==> flow/design.v <==
`timescale 1ns / 1ps
module debouncer(
   clk,       
   btn_in,
   btn_out
   );
   input clk;       
   input btn_in;
   output btn_out;
   reg r1, r2, r3;
   always @(posedge clk) begin
       r1 <= btn_in;
       r2 <= r1;
       r3 <= r2;
   end
   assign btn_out = r3;
endmodule
`timescale 1ns / 1ps
module clk5Hz(
    CLK,											 
    RST,											 
    CLKOUT										 
    );
	input CLK;
	input RST;
	output CLKOUT;
	reg CLKOUT;
	parameter cntEndVal = 24'h989680;
	reg [23:0] clkCount;
	always @(posedge CLK) begin
			if(RST == 1'b1) begin
					CLKOUT <= 1'b0;
					clkCount <= 24'h000000;
			end
			else begin
					if(clkCount == cntEndVal) begin
							CLKOUT <= ~CLKOUT;
							clkCount <= 24'h000000;
					end
					else begin
							clkCount <= clkCount + 1'b1;
					end
			end
	end
endmodule
`timescale 1ns / 1ps
module clk66kHZ(
        CLK,											 
    RST,											 
    CLKOUT,										 
    RISE,										 
    FALL										 
    );
	input CLK;
	input RST;
	output CLKOUT;
	output RISE;
	output FALL;
	reg CLKOUT;
	parameter cntEndVal = 10'b1011101110;
	reg [9:0] clkCount;
	assign RISE = ~RST & (clkCount == cntEndVal) & ~CLKOUT;
	assign FALL = ~RST & (clkCount == cntEndVal) & CLKOUT;
	always @(posedge CLK) begin
			if(RST == 1'b1) begin
					CLKOUT <= 1'b0;
					clkCount <= 10'b0000000000;
			end
			else begin
					if(clkCount == cntEndVal) begin
							CLKOUT <= ~CLKOUT;
							clkCount <= 10'b0000000000;
					end
					else begin
							clkCount <= clkCount + 1'b1;
					end
			end
	end
endmodule
`timescale 1ns / 1ps
module spiCtrl(
        CLK,
        EN,
        RST,
        sndRec,
        BUSY,
        DIN,
        RxData,
        SS,
        getByte,
        sndData,
        DOUT
    );
			input CLK;						 
			input EN;						 
			input RST;						 
			input sndRec;					 
			input BUSY;						 
			input [7:0] DIN;				 
			input [7:0] RxData;			 
			output SS;						 
			output getByte;				 
			output [7:0] sndData;		 
			output [39:0] DOUT;			 
			reg SS;
			reg getByte;
			reg [7:0] sndData;
			reg [39:0] DOUT;
			parameter [2:0] Idle = 3'd0,
								 Init = 3'd1,
								 Wait = 3'd2,
								 Check = 3'd3,
								 Done = 3'd4;
			reg [2:0] pState;
			reg [2:0] byteCnt;					 
			parameter byteEndVal = 3'd5;				 
			reg [39:0] tmpSR;		 
	always @(posedge CLK) begin
			if(RST == 1'b1) begin
					SS <= 1'b1;
					getByte <= 1'b0;
					sndData <= 8'h00;
					tmpSR <= 40'h0000000000;
					DOUT <= 40'h0000000000;
					byteCnt <= 3'd0;
					pState <= Idle;
			end
			else if(EN == 1'b1) begin
					case(pState)
								Idle : begin
										SS <= 1'b1;								 
										getByte <= 1'b0;						 
										sndData <= 8'h00;						 
										tmpSR <= 40'h0000000000;			 
										DOUT <= DOUT;							 
										byteCnt <= 3'd0;						 
										if(sndRec == 1'b1) begin
											pState <= Init;
										end
										else begin
											pState <= Idle;
										end
								end
								Init : begin
										SS <= 1'b0;								 
										getByte <= 1'b1;						 
										sndData <= DIN;						 
										tmpSR <= tmpSR;						 
										DOUT <= DOUT;							 
										if(BUSY == 1'b1) begin
												pState <= Wait;
												byteCnt <= byteCnt + 1'b1;	 
										end
										else begin
												pState <= Init;
										end
								end
								Wait : begin
										SS <= 1'b0;								 
										getByte <= 1'b0;						 
										sndData <= sndData;					 
										tmpSR <= tmpSR;						 
										DOUT <= DOUT;							 
										byteCnt <= byteCnt;					 
										if(BUSY == 1'b0) begin
												pState <= Check;
										end
										else begin
												pState <= Wait;
										end
								end
								Check : begin
										SS <= 1'b0;								 
										getByte <= 1'b0;						 
										sndData <= sndData;					 
										tmpSR <= {tmpSR[31:0], RxData};	 
										DOUT <= DOUT;							 
										byteCnt <= byteCnt;					 
										if(byteCnt == 3'd5) begin
												pState <= Done;
										end
										else begin
												pState <= Init;
										end
								end
								Done : begin
										SS <= 1'b1;							 
										getByte <= 1'b0;					 
										sndData <= 8'h00;					 
										tmpSR <= tmpSR;					 
										DOUT[39:0] <= tmpSR[39:0];		 
										byteCnt <= byteCnt;				 
										if(sndRec == 1'b0) begin
												pState <= Idle;
										end
										else begin
												pState <= Done;
										end
								end
								default : pState <= Idle;
						endcase
			end
	end
endmodule
`timescale 1ns / 1ps
module SPImode0(
    CLK,
    SCLKIN,
    RISE,
    FALL,
    RST,
    sndRec,
    DIN,
    MISO,
    MOSI,
    SCLK,
    BUSY,
    DOUT
    );
        input CLK;                         
        input SCLKIN;                      
        input RISE;                        
        input FALL;                        
        input RST;                         
        input sndRec;                     
        input [7:0] DIN;                 
        input MISO;                         
        output MOSI;                     
        output SCLK;                     
        output BUSY;                     
        output [7:0] DOUT;             
        wire MOSI;
        wire SCLK;
        wire [7:0] DOUT;
        reg BUSY;
        parameter [1:0] Idle = 2'd0,
                             Init = 2'd1,
                             RxTx = 2'd2,
                             Done = 2'd3;
        reg [4:0] bitCount;                             
        reg [7:0] rSR;                         
        reg [7:0] wSR;                         
        reg [1:0] pState;                     
        reg CE;                                         
        assign SCLK = (CE == 1'b1) ? SCLKIN : 1'b0;
        assign MOSI = wSR[7];
        assign DOUT = rSR;
        always @(posedge CLK) begin
                if(RST == 1'b1) begin
                        wSR <= 8'h00;
                end
                else if(FALL == 1'b1) begin
                        case(pState)
                                Idle : begin
                                        wSR <= DIN;
                                end
                                Init : begin
                                        wSR <= wSR;
                                end
                                RxTx : begin
                                        if(CE == 1'b1) begin
                                                wSR <= {wSR[6:0], 1'b0};
                                        end
                                end
                                Done : begin
                                        wSR <= wSR;
                                end
                        endcase
                end
        end
        always @(posedge CLK) begin
                if(RST == 1'b1) begin
                        rSR <= 8'h00;
                end
                else if(RISE == 1'b1) begin
                        case(pState)
                                Idle : begin
                                        rSR <= rSR;
                                end
                                Init : begin
                                        rSR <= rSR;
                                end
                                RxTx : begin
                                        if(CE == 1'b1) begin
                                                rSR <= {rSR[6:0], MISO};
                                        end
                                end
                                Done : begin
                                        rSR <= rSR;
                                end
                        endcase
                end
        end
        always @(posedge CLK) begin
                if(RST == 1'b1) begin
                        CE <= 1'b0;                 
                        BUSY <= 1'b0;             
                        bitCount <= 4'h0;         
                        pState <= Idle;         
                end
                else if(FALL == 1'b1) begin
                        case (pState)
                            Idle : begin
                                    CE <= 1'b0;                 
                                    BUSY <= 1'b0;             
                                    bitCount <= 4'd0;         
                                    if(sndRec == 1'b1) begin
                                        pState <= Init;
                                    end
                                    else begin
                                        pState <= Idle;
                                    end
                            end
                            Init : begin
                                    BUSY <= 1'b1;             
                                    bitCount <= 4'h0;         
                                    CE <= 1'b0;                 
                                    pState <= RxTx;         
                            end
                            RxTx : begin
                                    BUSY <= 1'b1;                         
                                    bitCount <= bitCount + 1'b1;     
                                    if(bitCount >= 4'd8) begin
                                            CE <= 1'b0;
                                    end
                                    else begin
                                            CE <= 1'b1;
                                    end
                                    if(bitCount == 4'd8) begin
                                            pState <= Done;
                                    end
                                    else begin
                                            pState <= RxTx;
                                    end
                            end
                            Done : begin
                                    CE <= 1'b0;             
                                    BUSY <= 1'b1;         
                                    bitCount <= 4'd0;     
                                    pState <= Idle;
                            end
                            default : pState <= Idle;
                        endcase
                end
        end
endmodule
`timescale 1ns / 1ps
module PmodJSTK(
        CLK,
			RST,
			sndRec,
			DIN,
			MISO,
			SS,
			SCLK,
			MOSI,
			DOUT
    );
			input CLK;						 
			input RST;						 
			input sndRec;					 
			input [7:0] DIN;				 
			input MISO;						 
			output SS;						 
			output SCLK;					 
			output MOSI;					 
			output [39:0] DOUT;			 
			wire SS;
			wire SCLK;
			wire MOSI;
			wire [39:0] DOUT;
			wire getByte;									 
			wire [7:0] sndData;							 
			wire [7:0] RxData;							 
			wire BUSY;										 
			wire iSCLK_rise;								 
			wire iSCLK_fall;								 
			wire iSCLK;										 
			spiCtrl SPI_Ctrl(
					.CLK(CLK),
					.EN(iSCLK_fall),
					.RST(RST),
					.sndRec(sndRec),
					.BUSY(BUSY),
					.DIN(DIN),
					.RxData(RxData),
					.SS(SS),
					.getByte(getByte),
					.sndData(sndData),
					.DOUT(DOUT)
			);
			SPImode0 SPI_Int(
					.CLK(CLK),
					.SCLKIN(iSCLK),
					.RISE(iSCLK_rise),
					.FALL(iSCLK_fall),
					.RST(RST),
					.sndRec(getByte),
					.DIN(sndData),
					.MISO(MISO),
					.MOSI(MOSI),
					.SCLK(SCLK),
					.BUSY(BUSY),
					.DOUT(RxData)
			);
			clk66kHZ SerialClock(
					.CLK(CLK),
					.RST(RST),
					.CLKOUT(iSCLK),
					.RISE(iSCLK_rise),
					.FALL(iSCLK_fall)
			);
endmodule
`timescale 1ns / 1ps
module VGAdriver(
    input clk,    
    input reset,         
    output video_on,     
    output hsync,        
    output vsync,        
    output p_tick,       
    output [9:0] x,      
    output [9:0] y       
    );
    parameter HD = 640;              
    parameter HF = 48;               
    parameter HB = 16;               
    parameter HR = 96;               
    parameter HMAX = HD+HF+HB+HR-1;  
    parameter VD = 480;              
    parameter VF = 10;               
    parameter VB = 33;               
    parameter VR = 2;                
    parameter VMAX = VD+VF+VB+VR-1;  
	reg  [1:0] r_25MHz;
	wire w_25MHz;
	always @(posedge clk)
		if(reset)
		  r_25MHz <= 0;
		else
		  r_25MHz <= r_25MHz + 1;
	assign w_25MHz = (r_25MHz == 0) ? 1 : 0;  
    reg [9:0] h_count_reg, h_count_next;
    reg [9:0] v_count_reg, v_count_next;
    reg v_sync_reg, h_sync_reg;
    wire v_sync_next, h_sync_next;
    always @(posedge clk)
        if(reset) begin
            v_count_reg <= 0;
            h_count_reg <= 0;
            v_sync_reg  <= 1'b0;
            h_sync_reg  <= 1'b0;
        end
        else begin
            v_count_reg <= v_count_next;
            h_count_reg <= h_count_next;
            v_sync_reg  <= v_sync_next;
            h_sync_reg  <= h_sync_next;
        end
    always @(posedge clk)                            
        if(reset)
            h_count_next <= 0;
        else if(w_25MHz)
            if(h_count_reg == HMAX)                  
                h_count_next <= 0;
            else
                h_count_next <= h_count_reg + 1;         
    always @(posedge clk)
        if(reset)
            v_count_next <= 0;
        else if(w_25MHz)
            if(h_count_reg == HMAX)                  
                if((v_count_reg == VMAX))            
                    v_count_next <= 0;
                else
                    v_count_next <= v_count_reg + 1;
    assign h_sync_next = (h_count_reg >= (HD+HB) && h_count_reg <= (HD+HB+HR-1));
    assign v_sync_next = (v_count_reg >= (VD+VB) && v_count_reg <= (VD+VB+VR-1));
    assign video_on = (h_count_reg < HD) && (v_count_reg < VD);  
    assign hsync  = h_sync_reg;
    assign vsync  = v_sync_reg;
    assign x      = h_count_reg;
    assign y      = v_count_reg;
    assign p_tick = w_25MHz;
endmodule
`timescale 1ns / 1ps
`timescale 1ns / 1ps
module pixelGenerator(
    clk, reset, up, down, video_on, x, y, switch, posdata, score, pause,
    rgb
    );
    input clk;  
    input reset;    
    input up;
    input down;
    input video_on;
    input [9:0] x;
    input [9:0] y;
    input [9:0] posdata;
    input switch;
    input pause;
    output reg score;
    output reg [11:0] rgb;
        parameter X_MAX = 639;
        parameter Y_MAX = 479;
        wire refresh_tick;
        assign refresh_tick = ((y == 481) && (x == 0)) ? 1 : 0;  
        parameter X_WALL_L = 32;    
        parameter X_WALL_R = 39;     
        parameter X_PAD_L = 600;
        parameter X_PAD_R = 603;     
        wire [9:0] y_pad_t, y_pad_b;
        parameter PAD_HEIGHT = 72;   
        reg [9:0] y_pad_reg, y_pad_next;
        parameter PAD_VELOCITY = 3;      
        parameter BALL_SIZE = 8;
        wire [9:0] x_ball_l, x_ball_r;
        wire [9:0] y_ball_t, y_ball_b;
        reg [9:0] y_ball_reg, x_ball_reg;
        wire [9:0] y_ball_next, x_ball_next;
        reg [9:0] x_delta_reg, x_delta_next;
        reg [9:0] y_delta_reg, y_delta_next;
        parameter BALL_VELOCITY_POS = 2;
        parameter BALL_VELOCITY_NEG = -2;
        wire [2:0] rom_addr, rom_col;    
        reg [7:0] rom_data;              
        wire rom_bit;                    
        always @(posedge clk)
            if(reset) begin
                y_pad_reg <= 0;
                x_ball_reg <= 10'd320;           
                y_ball_reg <= 10'd240;
                x_delta_reg <= 10'h002;
                y_delta_reg <= 10'h002;
            end else if(pause) begin
                y_pad_reg <= y_pad_reg;
                x_ball_reg <= x_ball_reg;
                y_ball_reg <= y_ball_reg;
                x_delta_reg <= x_delta_reg;
                y_delta_reg <= y_delta_reg;
            end else begin
                y_pad_reg <= y_pad_next;
                x_ball_reg <= x_ball_next;
                y_ball_reg <= y_ball_next;
                x_delta_reg <= x_delta_next;
                y_delta_reg <= y_delta_next;
            end
        always @*
            case(rom_addr)
                3'b000 :    rom_data = 8'b00111100;  
                3'b001 :    rom_data = 8'b01111110;  
                3'b010 :    rom_data = 8'b11111111;  
                3'b011 :    rom_data = 8'b11111111;  
                3'b100 :    rom_data = 8'b11111111;  
                3'b101 :    rom_data = 8'b11111111;  
                3'b110 :    rom_data = 8'b01111110;  
                3'b111 :    rom_data = 8'b00111100;  
            endcase
        wire wall_on, pad_on, sq_ball_on, ball_on;
        wire [11:0] wall_rgb, pad_rgb, ball_rgb, bg_rgb;
        assign wall_on = ((X_WALL_L <= x) && (x <= X_WALL_R)) ? 1 : 0;
        assign wall_rgb = 12'hAAA;       
        assign pad_rgb = 12'hAAA;        
        assign ball_rgb = 12'hFFF;       
        assign bg_rgb = 12'h111;        
        assign y_pad_t = y_pad_reg;                              
        assign y_pad_b = y_pad_t + PAD_HEIGHT - 1;               
        assign pad_on = (X_PAD_L <= x) && (x <= X_PAD_R) &&      
                        (y_pad_t <= y) && (y <= y_pad_b);
                always @* begin
                    if(switch == 1) begin
                    y_pad_next = y_pad_reg;      
                    if(refresh_tick)
                        if(up & (y_pad_t > PAD_VELOCITY))
                            y_pad_next = y_pad_reg - PAD_VELOCITY;
                        else if(down & (y_pad_b < (Y_MAX - PAD_VELOCITY))) 
                           y_pad_next = y_pad_reg + PAD_VELOCITY;
                    end else begin
                        y_pad_next = y_pad_reg;      
                        if(refresh_tick)
                            if((posdata > 10'd530) & (y_pad_t > PAD_VELOCITY))
                                y_pad_next = y_pad_reg - PAD_VELOCITY; 
                            else if((posdata < 10'd500) & (y_pad_b < (Y_MAX - PAD_VELOCITY)))
                                y_pad_next = y_pad_reg + PAD_VELOCITY;
                    end
                end
                assign x_ball_l = x_ball_reg;
                assign y_ball_t = y_ball_reg;
                assign x_ball_r = x_ball_l + BALL_SIZE - 1;
                assign y_ball_b = y_ball_t + BALL_SIZE - 1;
                assign sq_ball_on = (x_ball_l <= x) && (x <= x_ball_r) &&
                                    (y_ball_t <= y) && (y <= y_ball_b);
                assign rom_addr = y[2:0] - y_ball_t[2:0];    
                assign rom_col = x[2:0] - x_ball_l[2:0];     
                assign rom_bit = rom_data[rom_col];          
                assign ball_on = sq_ball_on & rom_bit;       
                assign x_ball_next = (refresh_tick) ? x_ball_reg + x_delta_reg : x_ball_reg;
                assign y_ball_next = (refresh_tick) ? y_ball_reg + y_delta_reg : y_ball_reg;    
                always @* begin
                    score = 1'b0;
                    x_delta_next = x_delta_reg;
                    y_delta_next = y_delta_reg;
                    if(y_ball_t < 1)                                             
                        y_delta_next = BALL_VELOCITY_POS;                        
                    else if(y_ball_b > Y_MAX)                                    
                        y_delta_next = BALL_VELOCITY_NEG;                        
                    else if(x_ball_l <= X_WALL_R)                                
                        x_delta_next = BALL_VELOCITY_POS;                        
                    else if((X_PAD_L <= x_ball_r) && (x_ball_r <= X_PAD_R) &&
                            (y_pad_t <= y_ball_b) && (y_ball_t <= y_pad_b)) begin     
                        x_delta_next = BALL_VELOCITY_NEG;                        
                        score = 1'b1;
                        end
                end  
                always @*
                    if(~video_on)
                        rgb = 12'h000;       
                    else
                        if(wall_on)
                            rgb = wall_rgb;      
                        else if(pad_on)
                            rgb = pad_rgb;       
                        else if(ball_on)
                            rgb = ball_rgb;      
                        else
                            rgb = bg_rgb;        
            endmodule
`timescale 1ns / 1ps
module scorecounter(
   input clk,
   input reset,
   input d_inc, d_clr,
   output [3:0] dig0, dig1, dig2, dig3
   );
   reg [3:0] r_dig0, r_dig1, r_dig2, r_dig3;
   reg d_inc_q;      
   always @(posedge clk)
       if(reset)
           d_inc_q <= 1'b0;
       else
           d_inc_q <= d_inc;
   always @(posedge clk)
       if(reset) begin
           r_dig3 <= 0;
           r_dig2 <= 0;
           r_dig1 <= 0;
           r_dig0 <= 0;
       end else begin
            if(d_inc & ~d_inc_q) begin
                if (r_dig0 == 9 && r_dig1 == 9) begin
                            r_dig0 <= 0;
                            r_dig1 <= 0;
                            if (r_dig2 == 9 && r_dig3 == 9) begin
                                r_dig2 <= 4'b0;
                                r_dig3 <= 4'b0;
                            end
                            else if (r_dig2 == 9) begin
                                r_dig2 <= 4'b0;
                                r_dig3 <= r_dig3 + 4'b1;
                            end
                            else begin
                                r_dig2 <= r_dig2 + 4'b1;
                            end
                        end
                        else if (r_dig0 == 9) begin
                            r_dig0 <= 4'b0;
                            r_dig1 <= r_dig1 + 4'b1;
                        end
                        else begin
                            r_dig0 <= r_dig0 + 4'b1;
                        end
                    end 
            end
   assign dig0 = r_dig0;
   assign dig1 = r_dig1;
   assign dig2 = r_dig2;
   assign dig3 = r_dig3;
endmodule
`timescale 1ns / 1ps
module sevenSeg(
		CLK,
		RST,
		DIN1,
		DIN2,
		DIN3,
        DIN4,
		AN,
		SEG
   );
			input CLK;						 
			input RST;						 
			input [3:0] DIN1;				 
			input [3:0] DIN2;				 
			input [3:0] DIN3;				 
			input [3:0] DIN4;				 
			output [3:0] AN;				 
			output [6:0] SEG;				 
			reg [3:0] AN;
			reg [6:0] SEG;
			parameter cntEndVal = 16'hC350;
			reg [15:0] clkCount;
			reg DCLK;
			reg [1:0] CNT;
			wire [15:0] bcdData1;
			wire [15:0] bcdData2;
			reg [3:0] muxData;
			always @(*) begin
					if(RST == 1'b1) begin
							muxData = 4'b0000;
					end
					else begin
							case (CNT)
									2'b00 : muxData = DIN1;
									2'b01 : muxData = DIN2;
									2'b10 : muxData = DIN3;
									2'b11 : muxData = DIN4;
							endcase
					end
			end
			always @(posedge CLK) begin
					if(RST == 1'b1) begin
							SEG <= 7'b1000000;
					end
					else if(DCLK == 1'b1) begin
							case (muxData)
									4'h0 : SEG <= 7'b1000000;   
									4'h1 : SEG <= 7'b1111001;   
									4'h2 : SEG <= 7'b0100100;   
									4'h3 : SEG <= 7'b0110000;   
									4'h4 : SEG <= 7'b0011001;   
									4'h5 : SEG <= 7'b0010010;   
									4'h6 : SEG <= 7'b0000010;   
									4'h7 : SEG <= 7'b1111000;   
									4'h8 : SEG <= 7'b0000000;   
									4'h9 : SEG <= 7'b0010000;   
									default : SEG <= 7'b1111111;
							endcase
					end
			end
			always @(posedge CLK) begin
					if(RST == 1'b1) begin
							AN <= 4'b0000;
					end
					else if(DCLK == 1'b1) begin
							case (CNT)
									4'h0 : AN <= 4'b1110;   
									4'h1 : AN <= 4'b1101;   
									4'h2 : AN <= 4'b1011;   
									4'h3 : AN <= 4'b0111;   
									default : AN <= 4'b1111;
							endcase
					end
			end	
			always @(posedge CLK) begin
					if(RST == 1'b1)
							CNT <= 2'b00;
					else if(DCLK == 1'b1)
							CNT <= CNT + 1'b1;
			end
			always @(posedge CLK) begin
							if(RST == 1'b1) begin
									DCLK <= 1'b0;
									clkCount <= 16'h0000;
							end
							else if(clkCount == cntEndVal) begin
									DCLK <= 1'b1;
									clkCount <= 16'h0000;
							end
							else begin
									DCLK <= 1'b0;
									clkCount <= clkCount + 1'b1;
							end
			end
endmodule
`timescale 1ns / 1ps
module top(
        clk, reset, up, down, hsync, vsync, rgb, pmod_switch, pause_switch,
         MISO, SW, SS, MOSI, SCLK, LED, an, seg
    );
     input clk;
     input reset;
     input up;
     input down;
     input pmod_switch;
     input pause_switch;
     output hsync;
     output vsync;
     output [11:0] rgb;
     input MISO;					 
     input [2:0] SW;             
     output SS;                     
     output MOSI;                 
     output SCLK;                 
     output [2:0] LED;			 
     output [3:0] an;			 
     output [6:0] seg;             
     wire w_reset, w_up, w_down, w_vid_on, w_p_tick;
     wire [9:0] w_x, w_y;
     reg [11:0] rgb_reg;
     wire [11:0] rgb_next;
     wire SS;						 
     wire MOSI;                     
     wire SCLK;                     
     reg [2:0] LED;                 
     wire [3:0] an;                 
     wire [6:0] seg;             
     wire [7:0] sndData;
     wire sndRec;
     wire [39:0] jstkData;
     wire [9:0] posData;
     wire score;
     wire [3:0] dig0, dig1, dig2, dig3;
     reg d_inc, d_clr;
     PmodJSTK PmodJSTK_Int(
             .CLK(clk),
             .RST(reset),
             .sndRec(sndRec),
             .DIN(sndData),
             .MISO(MISO),
             .SS(SS),
             .SCLK(SCLK),
             .MOSI(MOSI),
             .DOUT(jstkData)
                 );
      clk5Hz genSndRec(
             .CLK(clk),
             .RST(reset),
             .CLKOUT(sndRec)
     );
      assign posData = {jstkData[25:24], jstkData[39:32]};
      assign sndData = {8'b100000, {SW[1], SW[2]}};
      always @(*) begin
              if(reset == 1'b1) begin
                      LED = 3'b000;
              end
              else begin
                      LED = {jstkData[1], {jstkData[2], jstkData[0]}};
              end
      end
     VGAdriver vga(.clk(clk), .reset(w_reset), .video_on(w_vid_on), .hsync(hsync), .vsync(vsync), .p_tick(w_p_tick), .x(w_x), .y(w_y));
     pixelGenerator pg(.clk(clk), .reset(w_reset), .up(w_up), .down(w_down),.video_on(w_vid_on), .x(w_x), .y(w_y), .switch(pmod_switch), .posdata(posData), .score(score), .pause(pause_switch), .rgb(rgb_next));
     debouncer btReset(.clk(clk), .btn_in(reset), .btn_out(w_reset));
     debouncer btnU(.clk(clk), .btn_in(up), .btn_out(w_up));
     debouncer btnD(.clk(clk), .btn_in(down), .btn_out(w_down));
     scorecounter gs(.clk(clk), .reset(reset), .d_inc(d_inc), .d_clr(d_clr), .dig0(dig0), .dig1(dig1), .dig2(dig2), .dig3(dig3));
     sevenSeg display(
                              .CLK(clk),
                              .RST(reset),
                              .DIN1(dig0),
                              .DIN2(dig1),
                              .DIN3(dig2),
                              .DIN4(dig3),
                              .AN(an),
                              .SEG(seg)
                      );
      always @(*) begin
            d_clr = 1'b0; 
            d_inc = 1'b0;
            if(score)
                d_inc = 1'b1;
      end                
     always @(posedge clk)
         if(w_p_tick)
             rgb_reg <= rgb_next;
     assign rgb = rgb_reg;
endmodule
--- tool output ---
From RTL to reports: top
Each step is given for the RTL above and for the edited RTL.
Lines under "before" count in the file above, lines under "after" in the edited file.
"difference": "after" minus "before" as printed here. "rel. change": 100 x difference / "before".
Library cell names are shortened.
Not given: -
- top module: top
- clock port: clk
- standard-cell library: sky130hd
- library corner: tt_025C_1v80

Diff
The edit as a unified diff against the file above.
This change comes from a script, not from a designer. No optimisation was intended, and the edited design may behave differently.
begin of diff
@@ -586,5 +586,7 @@
                 end
                 assign x_ball_l = x_ball_reg;
-                assign y_ball_t = y_ball_reg;
+                reg [9:0] y_ball_t_dly;
+                always @(posedge clk) y_ball_t_dly <= y_ball_reg;
+                assign y_ball_t = y_ball_t_dly;
                 assign x_ball_r = x_ball_l + BALL_SIZE - 1;
                 assign y_ball_b = y_ball_t + BALL_SIZE - 1;
end of diff

Word level
Yosys after proc, flatten, opt, wreduce and memory -nomap, before mapping. Memory bits, and registers merged into a memory's read port (data or address), are not among the register bits. Print and check cells are not counted. Equal cells are merged and count once.
Yosys's memory passes give these memory sizes; they may raise the number of words (mostly to a power of two), join words into wider ones and drop unused or constant bits.
- word-level totals (item ; before ; after ; difference ; rel. change (%)):
    register bits ; 312 ; 322 ; +10 ; +3.21
    input port bits ; 10 ; 10 ; 0 ; 0.00
    bits in latches ; 0 ; 0 ; 0 ; -
    memory bits (writable) ; 0 ; 0 ; 0 ; -
    output and inout bits ; 31 ; 31 ; 0 ; 0.00
    ROM bits ; 144 ; 144 ; 0 ; 0.00
    memories kept ; 2 ; 2 ; 0 ; 0.00
    clocked read ports x word width ; 7 ; 7 ; 0 ; 0.00
- cells by class (item ; before ; after ; difference ; rel. change (%)):
    reduce/logical cells ; 57 ; 57 ; 0 ; 0.00
    shifts and indexed selects ; 1 ; 1 ; 0 ; 0.00
    bitwise gates (word level) ; 17 ; 17 ; 0 ; 0.00
    divide/modulo/power cells ; 0 ; 0 ; 0 ; -
    multiplexer cells ; 59 ; 59 ; 0 ; 0.00
    $mul ; 0 ; 0 ; 0 ; -
    $add $sub $neg ; 25 ; 25 ; 0 ; 0.00
    magnitude comparators ; 28 ; 28 ; 0 ; 0.00
    equality and inequality tests ; 25 ; 25 ; 0 ; 0.00
- memory list (item ; before ; after):
    shape (words x width / read and write ports) ; 16 x 7 bit 1R0W; 8 x 4 bit 1R0W ; 16 x 7 bit 1R0W; 8 x 4 bit 1R0W
- operator list (kind ; before ; after ; difference ; rel. change (%)):
    logical AND 1 bit ; 16 ; 16 ; 0 ; 0.00
    two-way mux 1 bit ; 15 ; 15 ; 0 ; 0.00
    two-way mux 10 bit ; 13 ; 13 ; 0 ; 0.00
    AND reduction 2 bit ; 10 ; 10 ; 0 ; 0.00
    nonzero test 2 bit ; 10 ; 10 ; 0 ; 0.00
    AND 1 bit ; 9 ; 9 ; 0 ; 0.00
    two-way mux 4 bit ; 9 ; 9 ; 0 ; 0.00
    <= comparator 10 bit ; 8 ; 8 ; 0 ; 0.00
    NOT 1 bit ; 8 ; 8 ; 0 ; 0.00
    adder 4 x 1 -> 4 bit (second input constant) ; 4 ; 4 ; 0 ; 0.00
    equality test 2 bit (second input constant) ; 4 ; 4 ; 0 ; 0.00
    equality test 4 bit (second input constant) ; 4 ; 4 ; 0 ; 0.00
    <= comparator 10 bit (second input constant) ; 4 ; 4 ; 0 ; 0.00
    two-way mux 3 bit ; 4 ; 4 ; 0 ; 0.00
    case mux 1 bit (select 2 bit) ; 4 ; 4 ; 0 ; 0.00
    AND reduction 3 bit ; 4 ; 4 ; 0 ; 0.00
    OR reduction 2 bit ; 4 ; 4 ; 0 ; 0.00
    OR reduction 3 bit ; 4 ; 4 ; 0 ; 0.00
    adder 10 x 1 -> 10 bit (second input constant) ; 3 ; 3 ; 0 ; 0.00
    equality test 10 bit (second input constant) ; 3 ; 3 ; 0 ; 0.00
    logical NOT 2 bit ; 3 ; 3 ; 0 ; 0.00
    less-than comparator 10 x 9 -> 1 bit (second input constant) ; 3 ; 3 ; 0 ; 0.00
    two-way mux 12 bit ; 3 ; 3 ; 0 ; 0.00
    subtractor 10 x 1 -> 10 bit (second input constant) ; 3 ; 3 ; 0 ; 0.00
    adder 10 bit ; 2 ; 2 ; 0 ; 0.00
    adder 10 x 4 -> 10 bit (second input constant) ; 2 ; 2 ; 0 ; 0.00
    adder 2 x 1 -> 2 bit (second input constant) ; 2 ; 2 ; 0 ; 0.00
    equality test 2 x 1 -> 1 bit (second input constant) ; 2 ; 2 ; 0 ; 0.00
Not every row of either side is listed.

Longest topological paths
Depth = most cells in a row (Yosys ltp): at word level without a register or memory, in the mapped netlist without a sequential cell, where the memories' decode and read muxes count.
- logic depth (item ; before ; after ; difference ; rel. change (%)):
    word-level depth ; 13 ; 13 ; 0 ; 0.00
    ABC_AREA ; 0 ; 0 ; - ; -
    depth in mapped cells ; 17 ; 16 ; -1 ; -5.88
    mapped depth without buffers ; 15 ; 14 ; -1 ; -6.67

After synthesis
The flow's flattened synthesis, as Yosys stat reports it; memories are mapped. The netlist is that of the ABC_AREA named above (0 if unset); the other value can give another one.
- mapped netlist (item ; before ; after ; difference ; rel. change (%)):
    area of sequential cells (mm²) ; 0.0052751 ; 0.0054552 ; +0.0001801 ; +3.41
    standard cells after synthesis ; 1613 ; 1672 ; +59 ; +3.66
    mapped flip-flops ; 262 ; 271 ; +9 ; +3.44
    mapped area (mm²) ; 0.0139972 ; 0.0144526 ; +0.0004554 ; +3.25
- cells by type (cell type ; before ; after ; difference ; rel. change (%)):
    nand2_1 ; 99 ; 127 ; +28 ; +28.28
    mux2i_1 ; 33 ; 19 ; -14 ; -42.42
    nor2_1 ; 204 ; 214 ; +10 ; +4.90
    dfxtp_1 ; 259 ; 268 ; +9 ; +3.47
    o21ai_0 ; 60 ; 52 ; -8 ; -13.33
    o22ai_1 ; 10 ; 2 ; -8 ; -80.00
    a31oi_1 ; 6 ; 14 ; +8 ; +133.33
    o32ai_1 ; 2 ; 9 ; +7 ; +350.00
    xnor2_1 ; 62 ; 56 ; -6 ; -9.68
    a211o_1 ; 7 ; 1 ; -6 ; -85.71
    a21o_1 ; 14 ; 19 ; +5 ; +35.71
    buf_1 ; 9 ; 4 ; -5 ; -55.56
    mux2_1 ; 0 ; 5 ; +5 ; -
    nor3_1 ; 35 ; 31 ; -4 ; -11.43
    o2bb2ai_1 ; 9 ; 5 ; -4 ; -44.44
    nand2b_1 ; 8 ; 4 ; -4 ; -50.00
    nor3_4 ; 0 ; 4 ; +4 ; -
    a21oi_1 ; 98 ; 95 ; -3 ; -3.06
Not every row of either side is listed.
By module: a second synthesis without flattening, with its own total; a netlist apart from the flattened one above.
- unflattened totals (item ; before ; after ; difference ; rel. change (%)):
    cell total of the unflattened synthesis ; 1750 ; 1744 ; -6 ; -0.34
    area total of the unflattened synthesis (mm²) ; 0.0158114 ; 0.0160304 ; +0.0002190 ; +1.39
Rows give one instance, submodules left out.
- by module, before (module ; area (mm²) ; cells ; times used):
    pixelGenerator ; 0.0046432 ; 598 ; 1
    spiCtrl ; 0.0034358 ; 353 ; 1
    VGAdriver ; 0.0017317 ; 178 ; 1
    sevenSeg ; 0.0016528 ; 184 ; 1
    clk5Hz ; 0.0011774 ; 137 ; 1
    SPImode0 ; 0.0011736 ; 118 ; 1
    (no name shown) ; 0.0008971 ; 98 ; 1
    clk66kHZ ; 0.000533 ; 58 ; 1
    top ; 0.0003866 ; 17 ; 1
    debouncer ; 0.0000601 ; 3 ; 3
    PmodJSTK ; 0 ; 0 ; 1
- by module, after (module ; area (mm²) ; cells ; times used):
    pixelGenerator ; 0.0048622 ; 592 ; 1
    spiCtrl ; 0.0034358 ; 353 ; 1
    VGAdriver ; 0.0017317 ; 178 ; 1
    sevenSeg ; 0.0016528 ; 184 ; 1
    clk5Hz ; 0.0011774 ; 137 ; 1
    SPImode0 ; 0.0011736 ; 118 ; 1
    (no name shown) ; 0.0008971 ; 98 ; 1
    clk66kHZ ; 0.000533 ; 58 ; 1
    top ; 0.0003866 ; 17 ; 1
    debouncer ; 0.0000601 ; 3 ; 3
    PmodJSTK ; 0 ; 0 ; 1

Path before layout
Source: OpenSTA report_checks on the synthesized netlist (no wires, ideal clock, input and output delay 20% of the period each), path of least setup slack; recovery checks are left aside. Register names are those of the netlist, which keeps one name where synthesis merged equal registers.
- timing after synthesis (item ; before ; after ; difference ; rel. change (%)):
    kind ; input to output ; input to output ; - ; -
    start ; in reset ; in reset ; - ; -
    end ; out LED[0] ; out LED[0] ; - ; -
    driving pins on the path ; 4 ; 5 ; +1 ; +25.00
    setup slack (ns) ; 5.227 ; 4.912 ; -0.315 ; -
    period (ns) ; 10.0 ; 10.0 ; 0.0 ; 0.00
    delay of the path (ns) ; 0.773 ; 1.088 ; +0.315 ; +40.75
    time at the first pin (ns) ; 2.000 ; 2.000 ; 0.000 ; 0.00
    arrival time (ns) ; 2.773 ; 3.088 ; +0.315 ; +11.36
    period reached after synthesis (ns) ; 4.773 ; 5.088 ; +0.315 ; +6.60
"delay of the path" is the arrival time less input delay plus setup time.
At an output port there is no setup time.
"driving pins on the path": output pins that drive a net of the path, with the launching flip-flop's if there is one; two outputs of one cell count as two.
"period reached after synthesis" = period - worst setup slack (recovery checks aside). The figure is calculated, with input and output delays left at 20% of the set period.
Between the ends stands the longest chain of elaborated cells between them, by number of cells; it is not shown to be the way that was timed. Of several equally long chains one is given.
Each line given opens the expression or statement behind the cell; cells for indexed reads and writes are added by Yosys, which also makes memories of some case tables.
Between the ends, after synthesis, before:
- path through: clkbuf_1 buf_4 clkbuf_1 nor2b_1
- noted length of the longest elaborated chain: 1
- elaborated cells between the ends (all ways): 1
- source lines of those cells: 1
- classes of those cells: 1 x mux
- RTL lines, path after synthesis, before (item ; line ; text):
    from (decl) ; 781 ; input reset;
    two-way mux 3 bit ; 833 ; if(reset == 1'b1) begin
    to (decl) ; 794 ; output [2:0] LED;
Between the ends, after synthesis, after:
- path through: clkbuf_1 clkbuf_1 clkbuf_8 clkbuf_1 nor2b_1
- noted length of the longest elaborated chain: 1
- elaborated cells between the ends (all ways): 1
- source lines of those cells: 1
- classes of those cells: 1 x mux
- RTL lines, path after synthesis, after (item ; line ; text):
    from (decl) ; 783 ; input reset;
    two-way mux 3 bit ; 835 ; if(reset == 1'b1) begin
    to (decl) ; 796 ; output [2:0] LED;

Timing after layout
From the final timing report of the runs of pair 1: the path of least setup slack in the routed layout; clock arrival at registers is part of the times.
- timing post-layout (item ; before ; after ; difference ; rel. change (%)):
    kind ; register to register ; register to register ; - ; -
    start ; reg pg.y_pad_reg[0] ; reg pg.y_pad_reg[0] ; - ; -
    end ; reg gs.r_dig2[3] ; reg gs.r_dig0[0] ; - ; -
    time at the first pin (ns) ; 0.57 ; 0.56 ; -0.01 ; -1.75
    period (ns) ; 5.12 ; 5.12 ; 0.00 ; 0.00
    arrival time (ns) ; 4.90 ; 4.50 ; -0.40 ; -8.16
    setup slack (ns) ; 0.71 ; 1.11 ; +0.40 ; -
    library setup time (ns) ; 0.07 ; 0.07 ; 0.00 ; -
    driving pins on the path ; 14 ; 14 ; 0 ; 0.00
Between the ends stands the longest chain of elaborated cells between them, by number of cells; it is not shown to be the way that was timed. Of several equally long chains one is given.
At most two assigning lines are given for a register; there are more.
Between the ends, post-layout, before:
- path through: dfxtp_1 inv_1 ha_1 nand2b_4 nand2_1 xnor2_1 ha_1 and4_1 a221oi_1 o221ai_2 a2111oi_4 o2111ai_2 or4_1 a21oi_1
- noted length of the longest elaborated chain: 11
- elaborated cells between the ends (all ways): 13
- source lines of those cells: 8
- classes of those cells: 2 x add/sub; 2 x compare; 5 x mux; 1 x logic; 3 x reduce/logical
- RTL lines, path post-layout, before (item ; line ; text):
    from (decl) ; 514 ; reg [9:0] y_pad_reg, y_pad_next;
    from (assign) ; 536 ; y_pad_reg <= y_pad_reg;
    from (assign) ; 542 ; y_pad_reg <= y_pad_next;
    adder 10 x 7 -> 10 bit ; 567 ; assign y_pad_b = y_pad_t + PAD_HEIGHT - 1;
    subtractor 10 x 1 -> 10 bit ; 567 ;
    <= comparator 10 bit ; 610 ; (y_pad_t <= y_ball_b) && (y_ball_t <= y_pad_b)) begin
    logical AND 1 bit ; 609 ; else if((X_PAD_L <= x_ball_r) && (x_ball_r <= X_PAD_R) &&
    two-way mux 1 bit ; 609 ;
    two-way mux 1 bit ; 607 ; else if(x_ball_l <= X_WALL_R)
    two-way mux 1 bit ; 605 ; else if(y_ball_b > Y_MAX)
    two-way mux 1 bit ; 603 ; if(y_ball_t < 1)
    two-way mux 1 bit ; 859 ;
    AND 1 bit ; 649 ; if(d_inc & ~d_inc_q) begin
    AND reduction 2 bit ; - ;
    to (assign) ; 645 ; r_dig2 <= 0;
    to (assign) ; 662 ; r_dig2 <= r_dig2 + 4'b1;
    to (decl) ; 635 ; reg [3:0] r_dig0, r_dig1, r_dig2, r_dig3;
Nets of the timed path that keep an RTL name, with a line that drives or declares them; the list need not be complete.
- nets with RTL names, path post-layout, before (net ; line):
    pg.y_pad_b[0] ; 567
Between the ends, post-layout, after:
- path through: dfxtp_1 inv_1 ha_1 nor2b_2 or3_1 and2_1 ha_1 a21o_1 a211oi_1 a21oi_1 o2bb2ai_1 nand4b_1 or4_1 a21oi_1
- noted length of the longest elaborated chain: 10
- elaborated cells between the ends (all ways): 12
- source lines of those cells: 8
- classes of those cells: 2 x add/sub; 2 x compare; 5 x mux; 1 x logic; 2 x reduce/logical
- RTL lines, path post-layout, after (item ; line ; text):
    from (decl) ; 514 ; reg [9:0] y_pad_reg, y_pad_next;
    from (assign) ; 536 ; y_pad_reg <= y_pad_reg;
    from (assign) ; 542 ; y_pad_reg <= y_pad_next;
    adder 10 x 7 -> 10 bit ; 567 ; assign y_pad_b = y_pad_t + PAD_HEIGHT - 1;
    subtractor 10 x 1 -> 10 bit ; 567 ;
    <= comparator 10 bit ; 612 ; (y_pad_t <= y_ball_b) && (y_ball_t <= y_pad_b)) begin
    logical AND 1 bit ; 611 ; else if((X_PAD_L <= x_ball_r) && (x_ball_r <= X_PAD_R) &&
    two-way mux 1 bit ; 611 ;
    two-way mux 1 bit ; 609 ; else if(x_ball_l <= X_WALL_R)
    two-way mux 1 bit ; 607 ; else if(y_ball_b > Y_MAX)
    two-way mux 1 bit ; 605 ; if(y_ball_t < 1)
    two-way mux 1 bit ; 861 ;
    AND 1 bit ; 651 ; if(d_inc & ~d_inc_q) begin
    to (assign) ; 649 ; r_dig0 <= 0;
    to (assign) ; 672 ; r_dig0 <= r_dig0 + 4'b1;
    to (decl) ; 637 ; reg [3:0] r_dig0, r_dig1, r_dig2, r_dig3;
- nets with RTL names, path post-layout, after (net ; line):
    pg.y_pad_b[0] ; 567

Measured runs
Both versions went through the flow (Yosys, OpenROAD) with the same settings in each pair. Constraints: input delay and output delay 20% of the set period each, output load 0.01 pF.
Settings, pair 1:
- noted CORE_UTILIZATION: 40
- period_ns: 5.12
- CAP_MARGIN at 20
- CORE_MARGIN: 2
- SLEW_MARGIN at 20
- final reports, pair 1 (item ; before ; after ; difference ; rel. change (%)):
    area of the standard cells in the finished layout (mm²) ; 0.0155562 ; 0.016143 ; +0.0005868 ; +3.77
    overall power (uW) ; 4136 ; 4561 ; +425 ; +10.28
    cell area after synthesis (mm²) ; 0.0139972 ; 0.0144526 ; +0.0004554 ; +3.25
    period achieved (ns) ; 4.406 ; 4.014 ; -0.392 ; -8.90
    worst setup slack after layout (ns) ; 0.714 ; 1.106 ; +0.392 ; -
    utilization after layout ; 0.45 ; 0.454 ; +0.004 ; -
    setup total negative slack (ns) ; 0.000 ; 0.000 ; 0.000 ; -
    worst hold slack (ns) ; 0.325 ; 0.326 ; +0.001 ; -
    area inside the die boundary (mm²) ; 0.0365058 ; 0.037667 ; +0.0011612 ; +3.18
Settings, pair 2:
- noted ABC_AREA: 0
- noted CORE_UTILIZATION: 21
- noted CTS_CLUSTER_SIZE: 69
- MIN_ROUTING_LAYER: met1
- PLACE_DENSITY_LB_ADDON at 0.25
- SETUP_SLACK_MARGIN: -0.28
- SLEW_MARGIN at 5
- period_ns: 4.32
- CAP_MARGIN at 20
- CORE_MARGIN: 2
- final reports, pair 2 (item ; before ; after ; difference ; rel. change (%)):
    area of the standard cells in the finished layout (mm²) ; 0.0164007 ; 0.0167098 ; +0.0003091 ; +1.88
    overall power (uW) ; 5366 ; 5315 ; -51 ; -0.95
    cell area after synthesis (mm²) ; 0.0139972 ; 0.0144526 ; +0.0004554 ; +3.25
    period achieved (ns) ; 4.159 ; 3.810 ; -0.349 ; -8.39
    worst setup slack after layout (ns) ; 0.161 ; 0.510 ; +0.349 ; -
    utilization after layout ; 0.249 ; 0.244 ; -0.005 ; -
    setup total negative slack (ns) ; 0.000 ; 0.000 ; 0.000 ; -
    worst hold slack (ns) ; 0.316 ; 0.325 ; +0.009 ; -
    area inside the die boundary (mm²) ; 0.0687331 ; 0.070937 ; +0.0022039 ; +3.21
By "period achieved" is meant the clock period of the run minus its worst setup slack. This is arithmetic on one report: input and output delays are still those of the set period (20% each).
"overall power": no workload was simulated; the value follows from the tool's default switching activity.
--- end ---
